==> flow/design.v <==
`default_nettype none
module spm #(parameter size = 32)(
    input wire              clk, 
    input wire              rst,
    input wire              clr,
    input wire              y,
    input wire [size-1:0]   x,
    output wire             p
);
    wire[size-1:1] pp;
    wire[size-1:0] xy;
    genvar i;
    CSADD csa0 (.clk(clk), .rst(rst), .clr(clr), .x(x[0]&y), .y(pp[1]), .sum(p));
    generate 
        for(i=1; i<size-1; i=i+1) begin
            CSADD csa (.clk(clk), .rst(rst), .clr(clr), .x(x[i]&y), .y(pp[i+1]), .sum(pp[i]));
        end 
    endgenerate
    TCMP tcmp (.clk(clk), .rst(rst), .clr(clr), .a(x[size-1]&y), .s(pp[size-1]));
endmodule
module CSADD(
    input wire  clk, 
    input wire  rst,
    input wire  clr,
    input wire  x, 
    input wire  y,
    output reg  sum
);
    reg sc;
    wire hsum1, hco1;
    assign hsum1 = y ^ sc;
    assign hco1 = y & sc;
    wire hsum2, hco2;
    assign hsum2 = x ^ hsum1;
    assign hco2 = x & hsum1;
    always @(posedge clk or posedge rst) begin
        if (rst) begin
            sum <= 1'b0;
            sc <= 1'b0;
        end
        else if (clr) begin
            sum <= 1'b0;
            sc <= 1'b0;
        end
        else begin
            sum <= hsum2;
            sc <= hco1 ^ hco2;
        end
    end
endmodule
module TCMP (
    input wire  clk, 
    input wire  rst,
    input wire  clr,
    input wire  a, 
    output reg  s
);
    reg z;
    always @(posedge clk or posedge rst) begin
        if (rst) begin
            s <= 1'b0;
            z <= 1'b0;
        end
        else if (clr) begin
            s <= 1'b0;
            z <= 1'b0;
        end
        else begin
            z <= a | z;
            s <= a ^ z;
        end
    end
endmodule
`default_nettype none
module mul32 (
    input wire          clk,
    input wire          rst,
    input wire          start,
    input wire  [31:0]  mc,
    input wire  [31:0]  mp,
    output reg  [63:0]  p,
    output wire         done
);
    wire        pw;
    reg [31:0]  Y;
    reg [7:0]   cnt, ncnt;
    reg [1:0]   state, nstate;
    localparam  IDLE=0, RUNNING=1, DONE=2;
    always @(posedge clk or posedge rst)
        if(rst)
            state  <= IDLE;
        else 
            state <= nstate;
    always @*
        case(state)
            IDLE    :   if(start) nstate = RUNNING; else nstate = IDLE;
            RUNNING :   if(cnt == 64) nstate = DONE; else nstate = RUNNING; 
            DONE    :   if(start) nstate = RUNNING; else nstate = DONE;
            default :   nstate = IDLE;
        endcase
    always @(posedge clk)
        cnt <= ncnt;
    always @*
        case(state)
            IDLE    :   ncnt = 0;
            RUNNING :   ncnt = cnt + 1;
            DONE    :   ncnt = 0;
            default :   ncnt = 0;
        endcase
    always @(posedge clk or posedge rst)
        if(rst)
            Y <= 32'b0;
        else if((start == 1'b1)) 
            Y <= mp;
        else if(state==RUNNING) 
            Y <= (Y >> 1);
    always @(posedge clk) 
        if(start)
            p <= 64'b0;
        else if(state==RUNNING)
            p <= {pw, p[63:1]};
    wire y = (state==RUNNING) ? Y[0] : 1'b0;
    spm #(.size(32)) spm32(
        .clk(clk),
        .rst(rst),
        .clr(start),
        .x(mc),
        .y(y),
        .p(pw)
    );
    assign done = (state == DONE);
endmodule
`default_nettype none
module user_proj_mul32 
(
    input wb_clk_i,
    input wb_rst_i,
    input wbs_stb_i,
    input wbs_cyc_i,
    input wbs_we_i,
    input [3:0] wbs_sel_i,
    input [31:0] wbs_dat_i,
    input [31:0] wbs_adr_i,
    output reg wbs_ack_o,
    output reg [31:0] wbs_dat_o,
    output [2:0] irq
);
    reg start;
    wire done;
    wire sys_clk;
    localparam MC_OFF = 8'h00, MP_OFF = 8'h04, P0_OFF = 8'h08, P1_OFF = 8'h0C;
    reg  [31:0]         MP, MC;
    wire [63:0]         P;
    wire                valid           = wbs_stb_i & wbs_cyc_i;
    wire                we              = wbs_we_i && valid;
    wire                re              = ~wbs_we_i && valid;
    wire [3:0]          byte_wr_en      = wbs_sel_i & {4{we}}; 
    wire                we_mp_reg       = we & (wbs_adr_i[7:0] == MP_OFF);
    wire                we_mc_reg       = we & (wbs_adr_i[7:0] == MC_OFF);
    wire                re_mp_reg       = re & (wbs_adr_i[7:0] == MP_OFF);
    wire                re_mc_reg       = re & (wbs_adr_i[7:0] == MC_OFF);
    wire                re_p0_reg       = re & (wbs_adr_i[7:0] == P0_OFF);
    wire                re_p1_reg       = re & (wbs_adr_i[7:0] == P1_OFF);
    assign sys_clk = wb_clk_i;
    always @(posedge sys_clk or posedge wb_rst_i) begin  
        if(wb_rst_i)
            MC <= 32'h0;
        else if(we_mc_reg)  
            MC <= wbs_dat_i;
    end
    always @(posedge sys_clk or posedge wb_rst_i) begin  
        if(wb_rst_i)
            MP <= 32'h0;
        else if(we_mp_reg) 
            MP <= wbs_dat_i;
    end 
    always @(posedge sys_clk or posedge wb_rst_i) begin  
        if(wb_rst_i)
            wbs_ack_o <= 0;
        else
        begin
            if ((we_mc_reg || we_mp_reg || (re_p0_reg && done) || (re_p1_reg && done)))
            begin
                wbs_ack_o <=1;
            end
            else 
                wbs_ack_o <=0; 
        end
    end
    always@(posedge sys_clk or posedge wb_rst_i) begin
        if(wb_rst_i)
            wbs_dat_o <= 32'hDEADBEEF;
        else
        begin
            if (re_p0_reg)
                wbs_dat_o <= P[31:0];
            else if (re_p1_reg)
                 wbs_dat_o <= P[63:32];
            else if (re_mp_reg)
                 wbs_dat_o <= MP;
            else if (re_mc_reg)
                 wbs_dat_o <= MC;
            else
               wbs_dat_o <= 32'hDEADBEEF; 
        end
    end
    always @(posedge sys_clk) 
        start <= (we_mp_reg && wbs_ack_o) ? 1'b1 : 1'b0;
    assign irq = 3'b000;	 
    mul32 mul (
        .clk(wb_clk_i),
        .rst(wb_rst_i),
        .start(start),
        .mc(MC),
        .mp(MP),
        .p(P),
        .done(done)
    );
endmodule
* From RTL to reports: user_proj_mul32
The steps from the RTL of user_proj_mul32 to its reports follow in flow order.
Lines are those of the file above, counted from 1.
Cell names lack the library's common part.
A cell with -- has no value.
- Top module :: user_proj_mul32
- Clock port :: wb_clk_i
- Library :: sky130hd
- Corner :: tt_025C_1v80

* Word level
Source: Yosys, flattened and elaborated, memories not mapped. Widths are those after wreduce. Registers that Yosys merges into a memory's read port (data or address) are not register bits. Print and check cells do not count. Equal cells are merged and count once.
- Add/sub/neg operators :: 1
- Eq/ne operators :: 6
- Mux-type cells :: 77
- Bitwise gates (word level) :: 197
- Reduce/logical cells :: 11
** Operators with widths (number)
- 2-to-1 mux 32 bit :: 6
- AND 1 bit :: 101
- bitwise XOR 1 bit :: 94
- 2-to-1 mux 1 bit :: 68
- == test 8 x 4 -> 1 bit with constant B :: 2
- adder 8 x 1 -> 8 bit with constant B :: 1
- == test 8 x 3 -> 1 bit with constant B :: 1
- == test 8 x 7 -> 1 bit with constant B :: 1
- logical NOT 8 bit :: 1
- case mux 2 bit (select 3 bit) :: 1
- logical AND 1 bit :: 5
- 2-to-1 mux 2 bit :: 2
- logical OR 1 bit :: 3
- == test 2 x 1 -> 1 bit with constant B :: 1
- == test 2 bit with constant B :: 1
- logical NOT 2 bit :: 1
- nonzero test 2 bit :: 1
- OR 1 bit :: 1
- NOT 1 bit :: 1
- Flip-flop bits (word level) :: 268
- Output and inout bits :: 36
- Elaborated cells :: 365

* Depth
Longest topological path by Yosys (ltp), each cell counted once; first at word level (registers and memories cut), then after technology mapping (sequential cells cut; the memories' decode and read muxes count).
- Depth after elaboration :: 7
- ABC_AREA :: 0
- Mapped depth :: 6
- Gate-level depth less buffers :: 5

* Mapped cells and area
The flow's flattened synthesis, as Yosys stat reports it; memories are mapped. The netlist is that of the ABC_AREA named above (0 if unset); the other value can give another one.
Totals and module areas in this step are rounded.
- Cells in the netlist :: 858
- Mapped area :: 11400 µm²
- Sequential area :: 6400 µm²
- Flip-flops :: 269
- Buffer cells :: 60
** Cells by type (number)
- dfrtp_1 :: 171
- dfxtp_1 :: 73
- mux2i_1 :: 95
- mux4_2 :: 32
- dfstp_2 :: 25
- fa_1 :: 31
- mux2_4 :: 29
- nor2b_1 :: 64
- mux2_2 :: 31
- nor2_1 :: 71
- and3_1 :: 31
- o21ai_0 :: 36
- nand2b_1 :: 25
- clkbuf_1 :: 37
- nand2_1 :: 33
- and2_1 :: 9
- mux2_1 :: 4
- buf_1 :: 10
Other cell types: 22; their cells: 51.
The figures by module come from a second, unflattened synthesis with its own total; it is not the netlist above.
- Cells (unflattened synthesis) :: 884
- Area (unflattened synthesis) :: 11600 µm²
Each row is one instance without its submodules.
** Modules
- user_proj_mul32 :: times used 1, cells 261, area 4440 µm², sequential area 2480 µm²
- mul32 :: times used 1, cells 394, area 4160 µm², sequential area 2320 µm²
- CSADD :: times used 31, cells 6, area 86.3 µm², sequential area 50.0 µm²
- spm #(size=32) :: times used 1, cells 35, area 255 µm², sequential area 0.0 µm²
- TCMP :: times used 1, cells 8, area 83.8 µm², sequential area 50.0 µm²

* Path before layout
Path of least setup slack by OpenSTA after synthesis, without wires, with an ideal clock, recovery checks aside; 20% of the period is set as input and as output delay. Where synthesis merged equal registers, the netlist keeps one of their names.
- Path kind :: input port to flip-flop
- Start point :: input port wbs_adr_i[5]
- End point :: register MP[10]
- Period :: 10.0 ns
- Time at the first pin :: 2.000 ns
- Data arrival time :: 3.647 ns
- Slack :: 6.228 ns
- Delay of the path :: 1.772 ns
- Stages :: 5
- Buffers on the path :: 2
- Synthesis period reached :: 3.772 ns
"delay of the path" = arrival - input delay + setup time.
"stages" counts driving pins, that of a launching flip-flop among them; a cell with two outputs on the path counts twice.
"synthesis period reached" is the clock period less the worst setup slack; recovery checks do not enter. This is arithmetic on one report: input and output delays are still those of the set period (20% each).
Between the ends stands the longest chain of elaborated cells between them, by number of cells; it is not shown to be the way that was timed. Of several equally long chains one is given.
Each line given opens the expression or statement behind the cell; cells for indexed reads and writes are added by Yosys, which also makes memories of some case tables.
- Cell sequence :: or4b_4 > or4_1 > buf_2 > buf_6 > mux2_4
- Length of the longest elaborated chain :: 2
** RTL lines, path post-synthesis
- start: declaration :: line 143 : input [31:0] wbs_adr_i,
- == test 8 x 3 -> 1 bit :: line 158 : wire                we_mp_reg       = we & (wbs_adr_i[7:0] == MP_OFF);
- AND 1 bit :: line 158
- end: assignment :: line 173 : MP <= 32'h0;
- end: assignment :: line 175 : MP <= wbs_dat_i;
- end: declaration :: line 152 : reg  [31:0]         MP, MC;

* Path in the finished layout
Path of least setup slack in the final report of run 2 (OpenROAD, finished layout, wires in). Where an end is a register, its clock arrival counts in the times.
- Path kind :: input port to flip-flop
- Start point :: input port wbs_adr_i[1]
- End point :: register MP[29]
- Period :: 4.5 ns
- Time at the first pin :: 0.90 ns
- Data arrival time :: 3.27 ns
- Slack :: 1.64 ns
- Stages :: 5
- Buffers on the path :: 2
Between the ends stands the longest chain of elaborated cells between them, by number of cells; it is not shown to be the way that was timed. Of several equally long chains one is given.
- Cell sequence :: clkdlybuf4s50_1 > or4b_4 > or4_2 > buf_4 > mux2_1
- Length of the longest elaborated chain :: 2
** RTL lines, path post-layout
- start: declaration :: line 143 : input [31:0] wbs_adr_i,
- == test 8 x 3 -> 1 bit :: line 158 : wire                we_mp_reg       = we & (wbs_adr_i[7:0] == MP_OFF);
- AND 1 bit :: line 158
- end: assignment :: line 173 : MP <= 32'h0;
- end: assignment :: line 175 : MP <= wbs_dat_i;
- end: declaration :: line 152 : reg  [31:0]         MP, MC;

Settings and measured results of 3 stored flow runs for module user_proj_mul32 (sky130hd), not sorted in any way. The constraints put input and output delay at 20% of the set period each and load the outputs with 0.01 pF.
"reached clock period": clock period set for the run, less the worst setup slack. It is reckoned from that one timing run; input and output delays stay at 20% of the period that was set.
"time on the worst setup path" is the time allowed to the run's worst setup path (the clock period less input and output delay, where it has them) less its slack. Clock arrival times count: a late capture clock shortens it, a late launch clock lengthens it.
"total power after layout" rests on the timing tool's default activity at the inputs, not on a simulated workload.
The results are shown rounded.

** Run 1
- Settings :: CAP_MARGIN=30; CELL_PAD_IN_SITES_GLOBAL_PLACEMENT=3; CORE_ASPECT_RATIO=0.59; CORE_UTILIZATION=71; CTS_CLUSTER_DIAMETER=348; MAX_ROUTING_LAYER=met4; MIN_ROUTING_LAYER=met1; PLACE_DENSITY_LB_ADDON=0.14; SETUP_SLACK_MARGIN=0.14; SLEW_MARGIN=20; TNS_END_PERCENT=50; period_ns=3.48; CORE_MARGIN=2
- Outcome :: incomplete, placement halted on FLW-0024

** Run 2
- Settings :: CORE_UTILIZATION=40; period_ns=4.5; CAP_MARGIN=20; CORE_MARGIN=2; SLEW_MARGIN=20
- Synthesis area :: 11,400 µm²
- Area of the die :: 30,000 µm²
- Standard-cell area after layout :: 13,600 µm²
- Final design utilization :: 48.6 %
- Smallest setup slack :: 1.64 ns
- Setup total negative slack :: 0.000 ns
- Lowest hold slack :: 0.465 ns
- Total power after layout :: 0.00499 W
- Reached clock period :: 2.860 ns
- Time on the worst setup path :: 1.96 ns
- Worst path kind :: input port to flip-flop

** Run 3
- Settings :: CORE_UTILIZATION=40; SETUP_SLACK_MARGIN=0.41; period_ns=4.5; CAP_MARGIN=20; CORE_MARGIN=2; SLEW_MARGIN=20
- Synthesis area :: 11,400 µm²
- Area of the die :: 30,000 µm²
- Standard-cell area after layout :: 13,600 µm²
- Final design utilization :: 48.6 %
- Smallest setup slack :: 1.64 ns
- Setup total negative slack :: 0.000 ns
- Lowest hold slack :: 0.465 ns
- Total power after layout :: 0.00499 W
- Reached clock period :: 2.860 ns
- Time on the worst setup path :: 1.96 ns
- Worst path kind :: input port to flip-flop
